==> flow/design.v <==
`timescale 1ns / 1ps
module Debouncer #(parameter CNT_BITS = 20) (
    input clk,
    input rst,
    input signal,   
    output reg signal_state,   
    output signal_up    
);
reg signal_sync_0;  always @(posedge clk) signal_sync_0 <= rst ? 1'b0 : signal;
reg signal_sync_1;  always @(posedge clk) signal_sync_1 <= rst ? 1'b0 : signal_sync_0;
reg [CNT_BITS-1:0] signal_cnt;
wire signal_idle = (signal_state==signal_sync_1);
wire signal_cnt_max = &signal_cnt;	 
always @(posedge clk)
if(rst)
begin
    signal_cnt <= 0;
    signal_state <= 1'b0;
end
else if(signal_idle)
    signal_cnt <= 0;   
else
begin
    signal_cnt <= signal_cnt + 1'b1;   
    if(signal_cnt_max) signal_state <= ~signal_state;   
end
assign signal_up   = ~signal_idle & signal_cnt_max &  signal_state;
endmodule
`timescale 10s / 1s
module clock_divisor #(parameter DIV_MAX = 50000000, parameter DIV_BITS = 26) (
    input clk_100MHz,
    input rst,
	 input reset,
    output reg clk_1Hz 
    );
reg[DIV_BITS-1:0] contador;
reg reset_last;
always @(posedge clk_100MHz)
begin
	if (rst)
	begin
		contador = 0;
		clk_1Hz <= 0;
		reset_last = 0;
	end
	else if (reset && reset != reset_last)
	begin
		contador = 0;
		clk_1Hz <= 0;
		reset_last = reset;
	end
	else
	begin
		if(contador != DIV_MAX)	
		begin
			contador = contador + 1 ; 
		end
		else
		begin
			contador = 0;
			clk_1Hz <= ~clk_1Hz; 
		end
		reset_last = reset;
	end
end
endmodule
`timescale 1ns / 1ps
module temporizador #(parameter DIV_MAX = 50000000, parameter DIV_BITS = 26) (
	 input clk_100MHz,
	 input rst,
    input[1:0]    value,
	 input   start_timer,
    output reg  t_expired, 
	 output reg reset
    );
reg[1:0] counter;
reg counting;
reg add_one;
reg add_one_last;
reg clk_1Hz_last;
wire clk_1Hz;
clock_divisor #(.DIV_MAX(DIV_MAX), .DIV_BITS(DIV_BITS)) clk_dev(
	.clk_100MHz(clk_100MHz),
	.rst(rst),
	.clk_1Hz(clk_1Hz),
	.reset(reset)
 );
always @(posedge clk_100MHz)
begin
	if(rst)
	begin
		counter = 0;
		counting = 0;
		add_one_last = 0;
		t_expired <= 0;
		reset <= 0;
	end
	else if(counting)
	begin
		if(add_one_last != add_one)
		begin
			add_one_last = add_one;
			counter = counter + 1;
		end
		else
		begin
			counter = counter;
		end
		if(counter >= value)
		begin
			t_expired <= 1;
			counting = 0;
			reset <= 0;
			add_one_last = add_one;
		end
		else
		begin
			reset <= 1;
			counting = 1;
			t_expired <= 0;
		end
	end
	else
	begin
		add_one_last = add_one;
		t_expired <= 0;
		if(start_timer)
		begin
			counting = 1;
			reset <= 1;
			counter = 0;
		end
		else
		begin
			counting =0;
			reset <= 0;
			counter = 0;	
		end
	end	
end
always @(posedge clk_100MHz)
begin
	if(rst)
	begin
		clk_1Hz_last <= 0;
		add_one <= 0;
	end
	else
	begin
		clk_1Hz_last <= clk_1Hz;
		if(clk_1Hz && !clk_1Hz_last)
			add_one <= ~ add_one;
	end
end
endmodule
`timescale 1ns / 1ps
module FSM(
    input clk,
    input rst,
    input ok,
    input t_expired,
	 input reset,
	 input [2:0] c_type,
    output reg [2:0]ing_type,
	 output reg start_timer,
	 output reg[7:3] ingredientes,
	 output reg cobrar,
	 output reg [2:0] c_type_saved
    );
  parameter INICIO  = 4'b0000,AGUA = 4'b0010,CAFE = 4'b0100, MILK  = 4'b0110,CHOCO = 4'b1000,AZUC = 4'b1010, COBRAR_WAIT = 4'b1111;
  parameter LAGUA = 4'b0001,LCAFE = 4'b0011, LMILK  = 4'b0101,LCHOCO = 4'b0111,LAZUC = 4'b1001, COBRAR = 4'b1011;
  reg   [3:0] state;
always @ (posedge clk)
begin  
if(rst)
begin
	state <=  INICIO;
	c_type_saved <= 0;
end
else if(reset == 1'b1)
begin
	state <=  INICIO;
end
else begin	
	case(state)
		  INICIO : if (ok == 1'b1)
					  begin
						  state <= LAGUA;
						  c_type_saved <= c_type;
					  end
					  else 
						  state <= INICIO;
		  LAGUA : state <= AGUA;
		  AGUA : if (t_expired) begin
						  state <= LCAFE; end
					  else 
						  state <= AGUA;
		  LCAFE: state <= CAFE;
		  CAFE :if (t_expired)begin
						  state <= LMILK; end
					  else 
						  state <= CAFE;
		  LMILK: state <= MILK;			  
		  MILK :if (t_expired) begin
						  state <= LCHOCO; end
					  else 
						  state <= MILK;
		  LCHOCO : state <= CHOCO;
		  CHOCO : if (t_expired) begin
						  state <= LAZUC; end
					  else 
						  state <= CHOCO;
		  LAZUC: state <= AZUC;
		  AZUC : if (t_expired) begin
						  state <= COBRAR; end
					  else 
						  state <= AZUC;
		  COBRAR: begin
					c_type_saved <= 0;
					state <= COBRAR_WAIT;
					end
		  COBRAR_WAIT: begin
					c_type_saved <= 0;
					state <= INICIO;
					end
		  default : state <= INICIO;
		 endcase
 end
end
always @(state) 
     begin
	  case(state)
      INICIO : begin
			ing_type =  3'b000;
			start_timer =  1'b0;
			ingredientes =  5'b00000;
			cobrar = 0;
               end
		LAGUA : begin
			 ing_type =  3'b001;
			 start_timer =  1'b0;
			 ingredientes =  5'b10000;
			 cobrar = 0;
             end
      AGUA : begin
			 ing_type =  3'b001;
			 start_timer =  1'b1;
			 ingredientes =  5'b10000;
			 cobrar = 0;
             end
		LCAFE : begin
             ing_type =  3'b010;
	          start_timer =  1'b0;
	          ingredientes =  5'b01000;
		       cobrar = 0;
             end
      CAFE : begin
             ing_type =  3'b010;
	          start_timer =  1'b1;
	          ingredientes =  5'b01000;
			    cobrar = 0;
             end
		LMILK: begin
             ing_type =  3'b011;
	          start_timer =  1'b0;
	          ingredientes =  5'b00100;
			    cobrar = 0;
             end		 
	   MILK: begin
             ing_type =  3'b011;
	          start_timer =  1'b1;
	          ingredientes =  5'b00100;
			    cobrar = 0;
             end
		LCHOCO : begin
				ing_type =  3'b100;
				start_timer =  1'b0;
				ingredientes =  5'b00010;
			   cobrar = 0;
				end
      CHOCO : begin
				ing_type =  3'b100;
				start_timer =  1'b1;
				ingredientes =  5'b00010;
			   cobrar = 0;
				end
		LAZUC : begin
			ing_type =  3'b101;
			start_timer=  1'b0;
			ingredientes=  5'b00001;
			cobrar = 0;
			end
      AZUC : begin
			ing_type =  3'b101;
			start_timer=  1'b1;
			ingredientes=  5'b00001;
			cobrar = 0;
			end
		COBRAR : begin
			ing_type =  3'b000;
			start_timer=  1'b0;
			ingredientes=  5'b00000;
			cobrar = 1;
			end
		COBRAR_WAIT : begin
			ing_type =  3'b000;
			start_timer=  1'b0;
			ingredientes=  5'b00000;
			cobrar = 0;
			end
     default : begin
					ing_type =  3'b000;
					start_timer=  1'b0;
               ingredientes =  5'b00000;
					cobrar = 0;
               end
    endcase
   end
 endmodule  
`timescale 1ns / 1ps
module Comparador(
	 input clk,
	 input rst,
    input [3:0] dinero,
    input [2:0] c_type,
    output reg ok,
    output reg [3:0] cambio
    );
reg [3:0] precio;
always @ (posedge clk)
begin
	case(c_type)
		3'b001: precio = 3;
		3'b010: precio = 4;
		3'b011: precio = 5;
		3'b100: precio = 7;
		default: precio = 0;	
	endcase
	if (rst)
	begin
		ok <= 0;
		cambio <= 0;
	end
	else if (precio !=0)
	begin
		if(dinero >= precio)
		begin
			ok <= 1;
			cambio  <= dinero - precio;
		end
      else
		begin
			ok <= 0;
			cambio <= 0;
		end
	end
	else
	begin
		ok <= 0;
		cambio <= 0;
	end
end
endmodule
`timescale 1ns / 1ps
module Contador(
	 input clk,
	 input rst,
    input one,
    input five,
    input reset,
    output reg [3:0] total
    );
	always @(posedge clk)
		if (rst || reset) total <= 0 ;
		else 
		begin
			if (one) total <= total + 1 ;
			if (five) total <= total + 5 ;
		end
endmodule
`timescale 1ns / 1ps
module SelectBebida(
    input [3:0] switches,
    output reg [2:0] c_type
    );
always @(*)
begin
	case (switches)
			4'b0001 : c_type = 3'b001;
			4'b0010 : c_type = 3'b010;
			4'b0100 : c_type = 3'b011;
			4'b1000 : c_type = 3'b100;
			default : c_type = 3'b000;
	endcase
end
endmodule
`timescale 1ns / 1ps
module TimeSelector(
    input [2:0] c_type,
    input [2:0] ing_type,
    output reg [1:0] t_value
    );
always @(*)
begin
		if (c_type == 3'b001)
			case(ing_type)
				3'b001: t_value = 2;
				3'b010: t_value = 3;
				3'b011: t_value = 0;
				3'b100: t_value = 0;
				3'b101: t_value = 1;
				default: t_value = 0;
			endcase
		else if (c_type == 3'b010)
			case(ing_type)
				3'b001: t_value = 2;
				3'b010: t_value = 2;
				3'b011: t_value = 1;
				3'b100: t_value = 0;
				3'b101: t_value = 1;
				default: t_value = 0;
			endcase
		else if (c_type == 3'b011)
			case(ing_type)
				3'b001: t_value = 2;
				3'b010: t_value = 1;
				3'b011: t_value = 2;
				3'b100: t_value = 0;
				3'b101: t_value = 1;
				default: t_value = 0;
			endcase
		else if (c_type == 3'b100)
			case(ing_type)
				3'b001: t_value = 1;
				3'b010: t_value = 1;
				3'b011: t_value = 1;
				3'b100: t_value = 2;
				3'b101: t_value = 1;
				default: t_value = 0;
			endcase
		else
			t_value = 0;	
end
endmodule
`timescale 1ns / 1ps
module binto7seg(
	 input clk,
	 input rst,
    input  [3:0] binary,
    output reg [6:0] seg
    );
always @(posedge clk)
if (rst)
seg <= 7'b1000000;
else
case (binary)
4'b0000 :       
seg <= 7'b1000000;
4'b0001 :    	 
seg <= 7'b1111001;
4'b0010 :  		 
seg <= 7'b0100100; 
4'b0011 : 		 
seg <= 7'b0110000;
4'b0100 :		 
seg <= 7'b0011001;
4'b0101 :		 
seg <= 7'b0010010;  
4'b0110 :		 
seg <= 7'b0000010;
4'b0111 :		 
seg <= 7'b1111000;
4'b1000 :     	 
seg <= 7'b0000000;
4'b1001 :    	 
seg <= 7'b0010000;
4'b1010 :  		 
seg <= 7'b0001000; 
4'b1011 : 		 
seg <= 7'b0000011;
4'b1100 :		 
seg <= 7'b1000110;
4'b1101 :		 
seg <= 7'b0100001;
4'b1110 :		 
seg <= 7'b0000110;
4'b1111 :		 
seg <= 7'b0001110;
endcase
endmodule
`timescale 1ns / 1ps
module deco(
	 input clk,
	 input rst,
    input [1:0] in,
    output reg [3:0] out
    );
always@(posedge clk)
begin
	if (rst)
	  out <= 4'b1111;
	else
	case (in)
	  2'b00 : out <= 4'b1110;
	  2'b01 : out <= 4'b1101;
	  2'b10 : out <= 4'b1011;
	  2'b11 : out <= 4'b0111;
	  default : out <= 0;
	endcase
end
endmodule
`timescale 1ns / 1ps
module seven_segment #(parameter SEG_BITS = 17) (
	 input clk,
	 input rst,
    input [3:0] in,
    output [6:0] seg,
    output [3:0] an
  );
reg [SEG_BITS-1:0] contador; 
reg [1:0] an_select;
reg [3:0] x;
reg [3:0] unidades;
reg decenas;
binto7seg toseg (
		.clk(clk),
		.rst(rst),
		.binary(x),
		.seg(seg)
);
deco deco (
		.clk(clk),
		.rst(rst),
		.in(an_select),
		.out(an)
);
always @(posedge clk)
if (rst)
begin
contador <= 0;
an_select <= 0;
x <= 0;
unidades <= 0;
decenas <= 0;
end
else
begin
contador <= contador + 1; 
if(&contador)
 begin
	if (in > 9)
	begin
		decenas <= 1;
		unidades <= in - 10;
	end
	else
	begin
		decenas <= 0;
		unidades <= in;
	end
	contador <= 0;
	an_select <= an_select + 1;
	case (an_select)
			2'b01 : x <= unidades;
			2'b10 : x <= decenas;
			2'b11 : x <= 0;
			2'b00 : x <= 0;
			default : x <= 0;
	endcase
 end
end
endmodule
`timescale 1ns / 1ps
module main(
    input clk,
    input rst,
    input btnl,
	 input btnd,
	 input btnr,
	 input btnp,
	 input [3:0] speed,
    output [7:0] led,
	 output [6:0] seg,
	 output [3:0] an
    );
localparam DB_BITS  = 10;    
localparam DIV_MAX  = 2999;  
localparam DIV_BITS = 12;
localparam SEG_BITS = 10;    
wire [3:0] bebida;
wire [3:0] total;
wire [3:0] cambio;
reg [3:0] display;
wire reset_wire; 
wire reset_contador_wire;
wire cobrar_wire;
wire cancel_wire; 
wire hundred_wire; 
wire five_hundred_wire;
wire [2:0] c_type;
wire [2:0] c_type_saved;
wire t_expired;
wire [2:0] ing_type;
wire [1:0] t_value;
wire on_temp;
wire start_timer;
wire ok;
assign led[1:0] = 2'b00;
Debouncer #(.CNT_BITS(DB_BITS)) coffee(
	.clk(clk),
	.rst(rst),
	.signal(speed[0]),
	.signal_state(bebida[0])
);
Debouncer #(.CNT_BITS(DB_BITS)) coffee_milk(
	.clk(clk),
	.rst(rst),
	.signal(speed[1]),
	.signal_state(bebida[1])
);
Debouncer #(.CNT_BITS(DB_BITS)) cappuc(
	.clk(clk),
	.rst(rst),
	.signal(speed[2]),
	.signal_state(bebida[2])
);
Debouncer #(.CNT_BITS(DB_BITS)) mocca(
	.clk(clk),
	.rst(rst),
	.signal(speed[3]),
	.signal_state(bebida[3])
);
Debouncer #(.CNT_BITS(DB_BITS)) cancel(
		.clk(clk),
	.rst(rst),
		.signal(btnd),
		.signal_state(cancel_wire)
);
Debouncer #(.CNT_BITS(DB_BITS)) reset(
		.clk(clk),
	.rst(rst),
		.signal(btnp),
		.signal_state(reset_wire)
);
Debouncer #(.CNT_BITS(DB_BITS)) hundred_coin(
		.clk(clk),
	.rst(rst),
		.signal(btnl),
		.signal_up(hundred_wire)
);
Debouncer #(.CNT_BITS(DB_BITS)) five_hundred_coin(
		.clk(clk),
	.rst(rst),
		.signal(btnr),
		.signal_up(five_hundred_wire)
);
SelectBebida selector(
	.switches(bebida),
	.c_type(c_type)
);
seven_segment #(.SEG_BITS(SEG_BITS)) seven_seg(
		.clk(clk),
	.rst(rst),
		.in(display),
		.seg(seg),
		.an(an)
);
Comparador comparador (
	.clk(clk),
	.rst(rst),
	.dinero(total),
	.c_type(c_type),
	.cambio(cambio),
	.ok(ok)
);
assign reset_contador_wire = cancel_wire||cobrar_wire;
Contador monedero(
		.clk(clk),
	.rst(rst),
		.one(hundred_wire),
		.five(five_hundred_wire),
		.reset(reset_contador_wire),
		.total(total)
);
temporizador #(.DIV_MAX(DIV_MAX), .DIV_BITS(DIV_BITS)) temp(
	.clk_100MHz(clk),
	.rst(rst),
	.value(t_value),
	.start_timer(start_timer),
	.t_expired(t_expired),	
	.reset(on_temp)
);
clock_divisor #(.DIV_MAX(DIV_MAX), .DIV_BITS(DIV_BITS)) clk_1Hz(
	.clk_100MHz(clk),
	.rst(rst),
	.clk_1Hz(led[2]),
	.reset(on_temp)
 );
TimeSelector time_select(
	.c_type(c_type_saved),
	.ing_type(ing_type),
	.t_value(t_value)
 );
FSM fsm(
		.clk(clk),
	.rst(rst),
		.ok(ok),
		.c_type(c_type),
		.t_expired(t_expired),
		.reset(reset_wire),
		.ing_type(ing_type),
		.start_timer(start_timer),
		.ingredientes(led[7:3]),
		.cobrar(cobrar_wire),
		.c_type_saved(c_type_saved)
    );
always@(posedge clk)
begin
	if(rst)
		display <= 0;
	else if(cambio !=0)
		display <= cambio;
	else
		display <= total;
end
endmodule
# ---- Reports on main
# Each step is given for the RTL above and for the edited RTL.
# Lines under "before" count in the file above, lines under "after" in the edited file.
# "change" is "after" less "before", of the values as shown; "rel_change_pct" is that difference over "before", in percent.
# Cell names lack the library's common part.
# The mark n/a stands for no value.
dict set report setup {
  top_module {main}
  clk_port {clk}
  library {sky130hd}
  corner {tt_025C_1v80}
}

# ---- Edit of the RTL
# Unified diff, file above to edited file.
# The edited RTL no longer does the same as the RTL above: the edit was made by script, with no optimisation intended.
# begin of diff
@@ -546,5 +546,5 @@
 else
 begin
-contador <= contador + 1; 
+contador <= contador | 1; 
 if(&contador)
  begin
# end of diff

# ---- Word level
# Yosys after proc, flatten, opt, wreduce and memory -nomap, before mapping. Print and check cells are not counted.
# Memory sizes are those after Yosys's memory passes, which may raise the word count (mostly to a power of two), join words into wider ones and drop unused or constant bits.
# element before after change rel_change_pct
set bits {}
lappend bits {register_bits 183 151 -32 -17.49}
lappend bits {latchBits 0 0 0 n/a}
lappend bits {ram_bits 0 0 0 n/a}
lappend bits {romBits 272 272 0 0.00}
lappend bits {clocked_rd_ports_x_width 17 17 0 0.00}
lappend bits {mem_count 2 2 0 0.00}
lappend bits {in_bits 10 10 0 0.00}
lappend bits {out_inout_bits 19 19 0 0.00}
lappend bits {word_cells 235 208 -27 -11.49}
# element before after change rel_change_pct
set op_classes {}
lappend op_classes {n_addsub 17 13 -4 -23.53}
lappend op_classes {multipliers 0 0 0 n/a}
lappend op_classes {div_mod_pow 0 0 0 n/a}
lappend op_classes {cmp 3 2 -1 -33.33}
lappend op_classes {eq_ne 46 43 -3 -6.52}
lappend op_classes {shift 0 0 0 n/a}
lappend op_classes {n_mux 38 33 -5 -13.16}
lappend op_classes {bitwise 28 27 -1 -3.57}
lappend op_classes {reduce_and_logical 46 40 -6 -13.04}
# element before after
set mem_list {}
lappend mem_list {mem_shapes {16 x 10 bit 1R0W; 16 x 7 bit 1R0W} {16 x 10 bit 1R0W; 16 x 7 bit 1R0W}}
# cell before after change rel_change_pct
set op_table {}
lappend op_table {{2-bit OR reduction} 19 17 -2 -10.53}
lappend op_table {{4-bit two-way mux} 5 3 -2 -40.00}
lappend op_table {{2-bit equality test with constant B} 2 0 -2 -100.00}
lappend op_table {{1-bit inverter} 24 23 -1 -4.17}
lappend op_table {{1-bit two-way mux} 15 14 -1 -6.67}
lappend op_table {{10-bit by 1-bit adder with 10-bit output with constant B} 9 8 -1 -11.11}
lappend op_table {{10-bit AND reduction} 3 2 -1 -33.33}
lappend op_table {{3-bit OR reduction} 3 2 -1 -33.33}
lappend op_table {{2-bit by 1-bit adder with 2-bit output with constant B} 2 1 -1 -50.00}
lappend op_table {{4-bit nonzero test} 2 1 -1 -50.00}
lappend op_table {{2-bit by 1-bit equality test with 1-bit output with constant B} 1 0 -1 -100.00}
lappend op_table {{4-bit > comparator with constant B} 1 0 -1 -100.00}
lappend op_table {{2-bit zero test} 1 0 -1 -100.00}
lappend op_table {{4-bit parallel mux with 3-bit select} 1 0 -1 -100.00}
lappend op_table {{4-bit parallel mux with 4-bit select} 1 0 -1 -100.00}
lappend op_table {{4-bit by 3-bit subtractor with 4-bit output} 1 0 -1 -100.00}
lappend op_table {{4-bit subtractor with constant B} 1 0 -1 -100.00}
# Unchanged operator kinds not shown: 33.

# ---- Longest topological paths
# Depth = most cells in a row (Yosys ltp): at word level without a register or memory, in the mapped netlist without a sequential cell, where the memories' decode and read muxes count.
# element before after change rel_change_pct
set depth {}
lappend depth {ltp_word 10 10 0 0.00}
lappend depth {abc_area 0 0 n/a n/a}
lappend depth {mapped_depth 11 9 -2 -18.18}
lappend depth {ltp_nobuf 10 9 -1 -10.00}

# ---- After synthesis
# Source: synth_stat.txt of the flow (Yosys; design flattened, memories mapped). It holds for the ABC_AREA given above (unset counts as 0); a run with the other value may have another netlist.
# element before after change rel_change_pct
set synth_totals {}
lappend synth_totals {mapped_cells 942 752 -190 -20.17}
lappend synth_totals {yosys_area_um2 8520.7 6879.1 -1641.6 -19.27}
lappend synth_totals {flip_flops 201 162 -39 -19.40}
lappend synth_totals {buffers 29 34 5 17.24}
# type before after change rel_change_pct
set by_type {}
lappend by_type {nand2_1 65 25 -40 -61.54}
lappend by_type {dfxtp_1 201 162 -39 -19.40}
lappend by_type {a21oi_1 47 22 -25 -53.19}
lappend by_type {o21ai_0 29 15 -14 -48.28}
lappend by_type {ha_1 33 20 -13 -39.39}
lappend by_type {and3_1 27 14 -13 -48.15}
lappend by_type {buf_4 3 13 10 333.33}
lappend by_type {inv_1 35 26 -9 -25.71}
lappend by_type {nand2b_1 7 16 9 128.57}
lappend by_type {nand3_1 46 38 -8 -17.39}
lappend by_type {or3_1 14 6 -8 -57.14}
lappend by_type {nor2_1 134 127 -7 -5.22}
lappend by_type {nand3b_1 6 0 -6 -100.00}
lappend by_type {xor2_1 54 49 -5 -9.26}
lappend by_type {nor2b_1 26 21 -5 -19.23}
lappend by_type {a211oi_1 6 1 -5 -83.33}
lappend by_type {nor3_1 26 22 -4 -15.38}
lappend by_type {nor4_1 8 4 -4 -50.00}
# Unchanged cell types not shown: 11.
# The list need not be complete.
# The figures by module come from a second, unflattened synthesis with its own total; it is not the netlist above.
# element before after change rel_change_pct
set unflattened {}
lappend unflattened {hier_cells 987 875 -112 -11.35}
lappend unflattened {hier_area_um2 9180.1 8151.6 -1028.5 -11.20}
# Each row is one instance without its submodules.
# mod instances cells area_um2
set by_module_before {}
lappend by_module_before {{Debouncer #(CNT_BITS=10)} 8 58 534.3}
lappend by_module_before {clock_divisor 2 66 613.1}
lappend by_module_before {{seven_segment #(SEG_BITS=10)} 1 113 1032.2}
lappend by_module_before {FSM 1 103 937.1}
lappend by_module_before {binto7seg 1 44 451.7}
lappend by_module_before {Comparador 1 31 307.8}
lappend by_module_before {temporizador 1 31 306.5}
lappend by_module_before {Contador 1 18 188.9}
lappend by_module_before {main 1 20 180.2}
lappend by_module_before {TimeSelector 1 18 127.6}
lappend by_module_before {deco 1 8 111.4}
lappend by_module_before {SelectBebida 1 5 36.3}
# mod instances cells area_um2
set by_module_after {}
lappend by_module_after {{Debouncer #(CNT_BITS=10)} 8 58 534.3}
lappend by_module_after {clock_divisor 2 66 613.1}
lappend by_module_after {FSM 1 103 937.1}
lappend by_module_after {binto7seg 1 44 451.7}
lappend by_module_after {Comparador 1 31 307.8}
lappend by_module_after {temporizador 1 31 306.5}
lappend by_module_after {Contador 1 18 188.9}
lappend by_module_after {main 1 20 180.2}
lappend by_module_after {TimeSelector 1 18 127.6}
lappend by_module_after {deco 1 8 111.4}
lappend by_module_after {SelectBebida 1 5 36.3}
lappend by_module_after {{seven_segment #(SEG_BITS=10)} 1 1 3.8}

# ---- Path before layout
# Source: OpenSTA report_checks on the synthesized netlist (no wires, ideal clock, input and output delay 20% of the period each), path of least setup slack; recovery checks are left aside. Register names are those of the netlist, which keeps one name where synthesis merged equal registers.
# element before after change rel_change_pct
set synth_path {}
lappend synth_path {kind {input port to flip-flop} {input port to flip-flop} n/a n/a}
lappend synth_path {from {in rst} {in rst} n/a n/a}
lappend synth_path {to {reg (name not given)} {reg (name not given)} n/a n/a}
lappend synth_path {clock_period_ps 10000 10000 0 0.00}
lappend synth_path {in_delay_ps 2000 2000 0 0.00}
lappend synth_path {t_arrival_ps 3716 3501 -215 -5.79}
lappend synth_path {path_slack_ps 6170 6384 214 n/a}
lappend synth_path {delay_ps 1831 1616 -215 -11.74}
lappend synth_path {driving_pins 10 9 -1 -10.00}
lappend synth_path {period_less_setup_slack_ps 3830 3616 -214 -5.59}
# "delay_ps" = arrival - input delay + setup time.
# "driving_pins": output pins that drive a net of the path, with the launching flip-flop's if there is one; two outputs of one cell count as two.
# "period_less_setup_slack_ps" is the clock period less the worst setup slack; recovery checks do not enter. This is arithmetic on one report: input and output delays are still those of the set period (20% each).
# The rows between start and end are the longest chain of elaborated cells between them; the timing report does not say that the signal goes this way. Where chains are equally long, one stands for them.
# A line is the first line of the expression or statement that the cell stems from. Yosys adds cells for indexed reads and writes and turns some case tables into memories.
dict set report synth_between_before {
  cell_sequence {clkbuf_1 or2_2 a21oi_1 o21a_1 o21a_1 ha_1 and3b_1 o21ai_0 a21oi_1 o21a_1}
  elab_chain_cells 2
}
# element line
set synth_lines_before {}
lappend synth_lines_before {{from (decl)} 576} ;# input rst,
lappend synth_lines_before {{2-bit OR reduction} n/a}
lappend synth_lines_before {{4-bit two-way mux} n/a}
dict set report synth_between_after {
  cell_sequence {or2_2 clkbuf_1 a21oi_1 o21a_1 o21a_1 ha_1 or2_2 a21oi_1 o21a_1}
  elab_chain_cells 2
}
# element line
set synth_lines_after {}
lappend synth_lines_after {{from (decl)} 576} ;# input rst,
lappend synth_lines_after {{2-bit OR reduction} n/a}
lappend synth_lines_after {{4-bit two-way mux} n/a}

# ---- Path in the finished layout
# From the final timing report of the runs of pair 1: the path of least setup slack in the routed layout; clock arrival at registers is part of the times.
# The path's times are printed in steps of 10 ps; the period is the one set.
# element before after change rel_change_pct
set layout_path {}
lappend layout_path {kind {flip-flop to flip-flop} {flip-flop to flip-flop} n/a n/a}
lappend layout_path {from {reg mocca.signal_state} {reg fsm.state[2]} n/a n/a}
lappend layout_path {to {reg comparador.cambio[2]} {reg (name not given)} n/a n/a}
lappend layout_path {clock_period_ps 4050 4050 0 0.00}
lappend layout_path {t_arrival_ps 2910 2780 -130 -4.47}
lappend layout_path {path_slack_ps 1500 1640 140 n/a}
lappend layout_path {driving_pins 9 9 0 0.00}
# The rows between start and end are the longest chain of elaborated cells between them; the timing report does not say that the signal goes this way. Where chains are equally long, one stands for them.
# A register here has more assigning lines than the two given.
dict set report layout_between_before {
  cell_sequence {dfxtp_1 inv_1 nor4_1 nor2_1 fa_1 a21o_1 a211o_1 o211ai_1 nor2_1}
  elab_chain_cells 7
}
# element line
set layout_lines_before {}
lappend layout_lines_before {{from (decl)} 6} ;# output reg signal_state,
lappend layout_lines_before {{from (assign)} 18} ;# signal_state <= 1'b0;
lappend layout_lines_before {{from (assign)} 25} ;# if(signal_cnt_max) signal_state <= ~signal_state;
lappend layout_lines_before {{4-bit equality test} 388} ;# case (switches)
lappend layout_lines_before {{3-bit parallel mux with 4-bit select} 388}
lappend layout_lines_before {{3-bit equality test} 332} ;# case(c_type)
lappend layout_lines_before {{3-bit parallel mux with 4-bit select} 332}
lappend layout_lines_before {{4-bit by 3-bit greater-or-equal comparator with 1-bit output} 346} ;# if(dinero >= precio)
lappend layout_lines_before {{1-bit inverter} n/a}
lappend layout_lines_before {{3-bit OR reduction} n/a}
lappend layout_lines_before {{to (assign)} 342} ;# cambio <= 0;
lappend layout_lines_before {{to (assign)} 349} ;# cambio <= dinero - precio;
lappend layout_lines_before {{to (decl)} 327} ;# output reg [3:0] cambio
dict set report layout_between_after {
  cell_sequence {dfxtp_1 and3b_1 o21ai_0 o21ai_0 and2_1 ha_1 or2_2 a21oi_1 o21a_1}
  elab_chain_cells 3
}
# element line
set layout_lines_after {}
lappend layout_lines_after {{from (decl)} 172} ;# reg   [3:0] state;
lappend layout_lines_after {{from (assign)} 177} ;# state <= INICIO;
lappend layout_lines_after {{from (assign)} 182} ;# state <= INICIO;
lappend layout_lines_after {{4-bit equality test} 185} ;# case(state)
lappend layout_lines_after {{4-bit parallel mux with 12-bit select} 185}
lappend layout_lines_after {{4-bit two-way mux} n/a}

# ---- Measured runs
# Runs of the flow (Yosys, OpenROAD) on both versions; the two runs of a pair have the same settings. The constraints put input and output delay at 20% of the set period each and load the outputs with 0.01 pF.
dict set report flow_settings_pair_1 {
  CORE_UTILIZATION 40
  period_ns 4.05
  CAP_MARGIN 20
  CORE_MARGIN 2
  SLEW_MARGIN 20
}
# element before after change rel_change_pct
set measured_pair_1 {}
lappend measured_pair_1 {ys_area_um2 8520.7 6879.1 -1641.6 -19.27}
lappend measured_pair_1 {design.die.area_um2 22485.0 18262.8 -4222.2 -18.78}
lappend measured_pair_1 {stdcell_area_um2 9764.4 7758.7 -2005.7 -20.54}
lappend measured_pair_1 {layout_utilization_frac 0.466 0.465 -0.001 n/a}
lappend measured_pair_1 {fin_ws_ps 1503 1642 139 n/a}
lappend measured_pair_1 {setupTns_ps 0 0 0 n/a}
lappend measured_pair_1 {holdWs_ps 429 443 14 n/a}
lappend measured_pair_1 {power_mw 4.106 3.233 -0.873 -21.26}
lappend measured_pair_1 {achieved_clock_period_ps 2547 2408 -139 -5.46}
dict set report flow_settings_pair_2 {
  ABC_AREA 0
  CAP_MARGIN 30
  CELL_PAD_IN_SITES_GLOBAL_PLACEMENT 0
  CORE_ASPECT_RATIO 0.55
  CORE_UTILIZATION 41
  MAX_ROUTING_LAYER {met4}
  PLACE_DENSITY_LB_ADDON 0.19
  SLEW_MARGIN 0
  period_ns 5.55
  CORE_MARGIN 2
}
# element before after change rel_change_pct
set measured_pair_2 {}
lappend measured_pair_2 {ys_area_um2 8520.7 6879.1 -1641.6 -19.27}
lappend measured_pair_2 {design.die.area_um2 22002.9 17876.7 -4126.2 -18.75}
lappend measured_pair_2 {stdcell_area_um2 9703.1 7812.5 -1890.6 -19.48}
lappend measured_pair_2 {layout_utilization_frac 0.472 0.471 -0.001 n/a}
lappend measured_pair_2 {fin_ws_ps 2775 2560 -215 n/a}
lappend measured_pair_2 {setupTns_ps 0 0 0 n/a}
lappend measured_pair_2 {holdWs_ps 435 435 0 n/a}
lappend measured_pair_2 {power_mw 2.906 2.498 -0.408 -14.04}
lappend measured_pair_2 {achieved_clock_period_ps 2775 2990 215 7.75}
# "achieved_clock_period_ps" is the run's clock period less its worst setup slack. It is reckoned from that one timing run; input and output delays stay at 20% of the period that was set.
# By "power_mw" is meant OpenSTA's value without simulated activity: inputs other than the clock are taken to toggle once in ten clock periods, and the tool carries that through the logic.
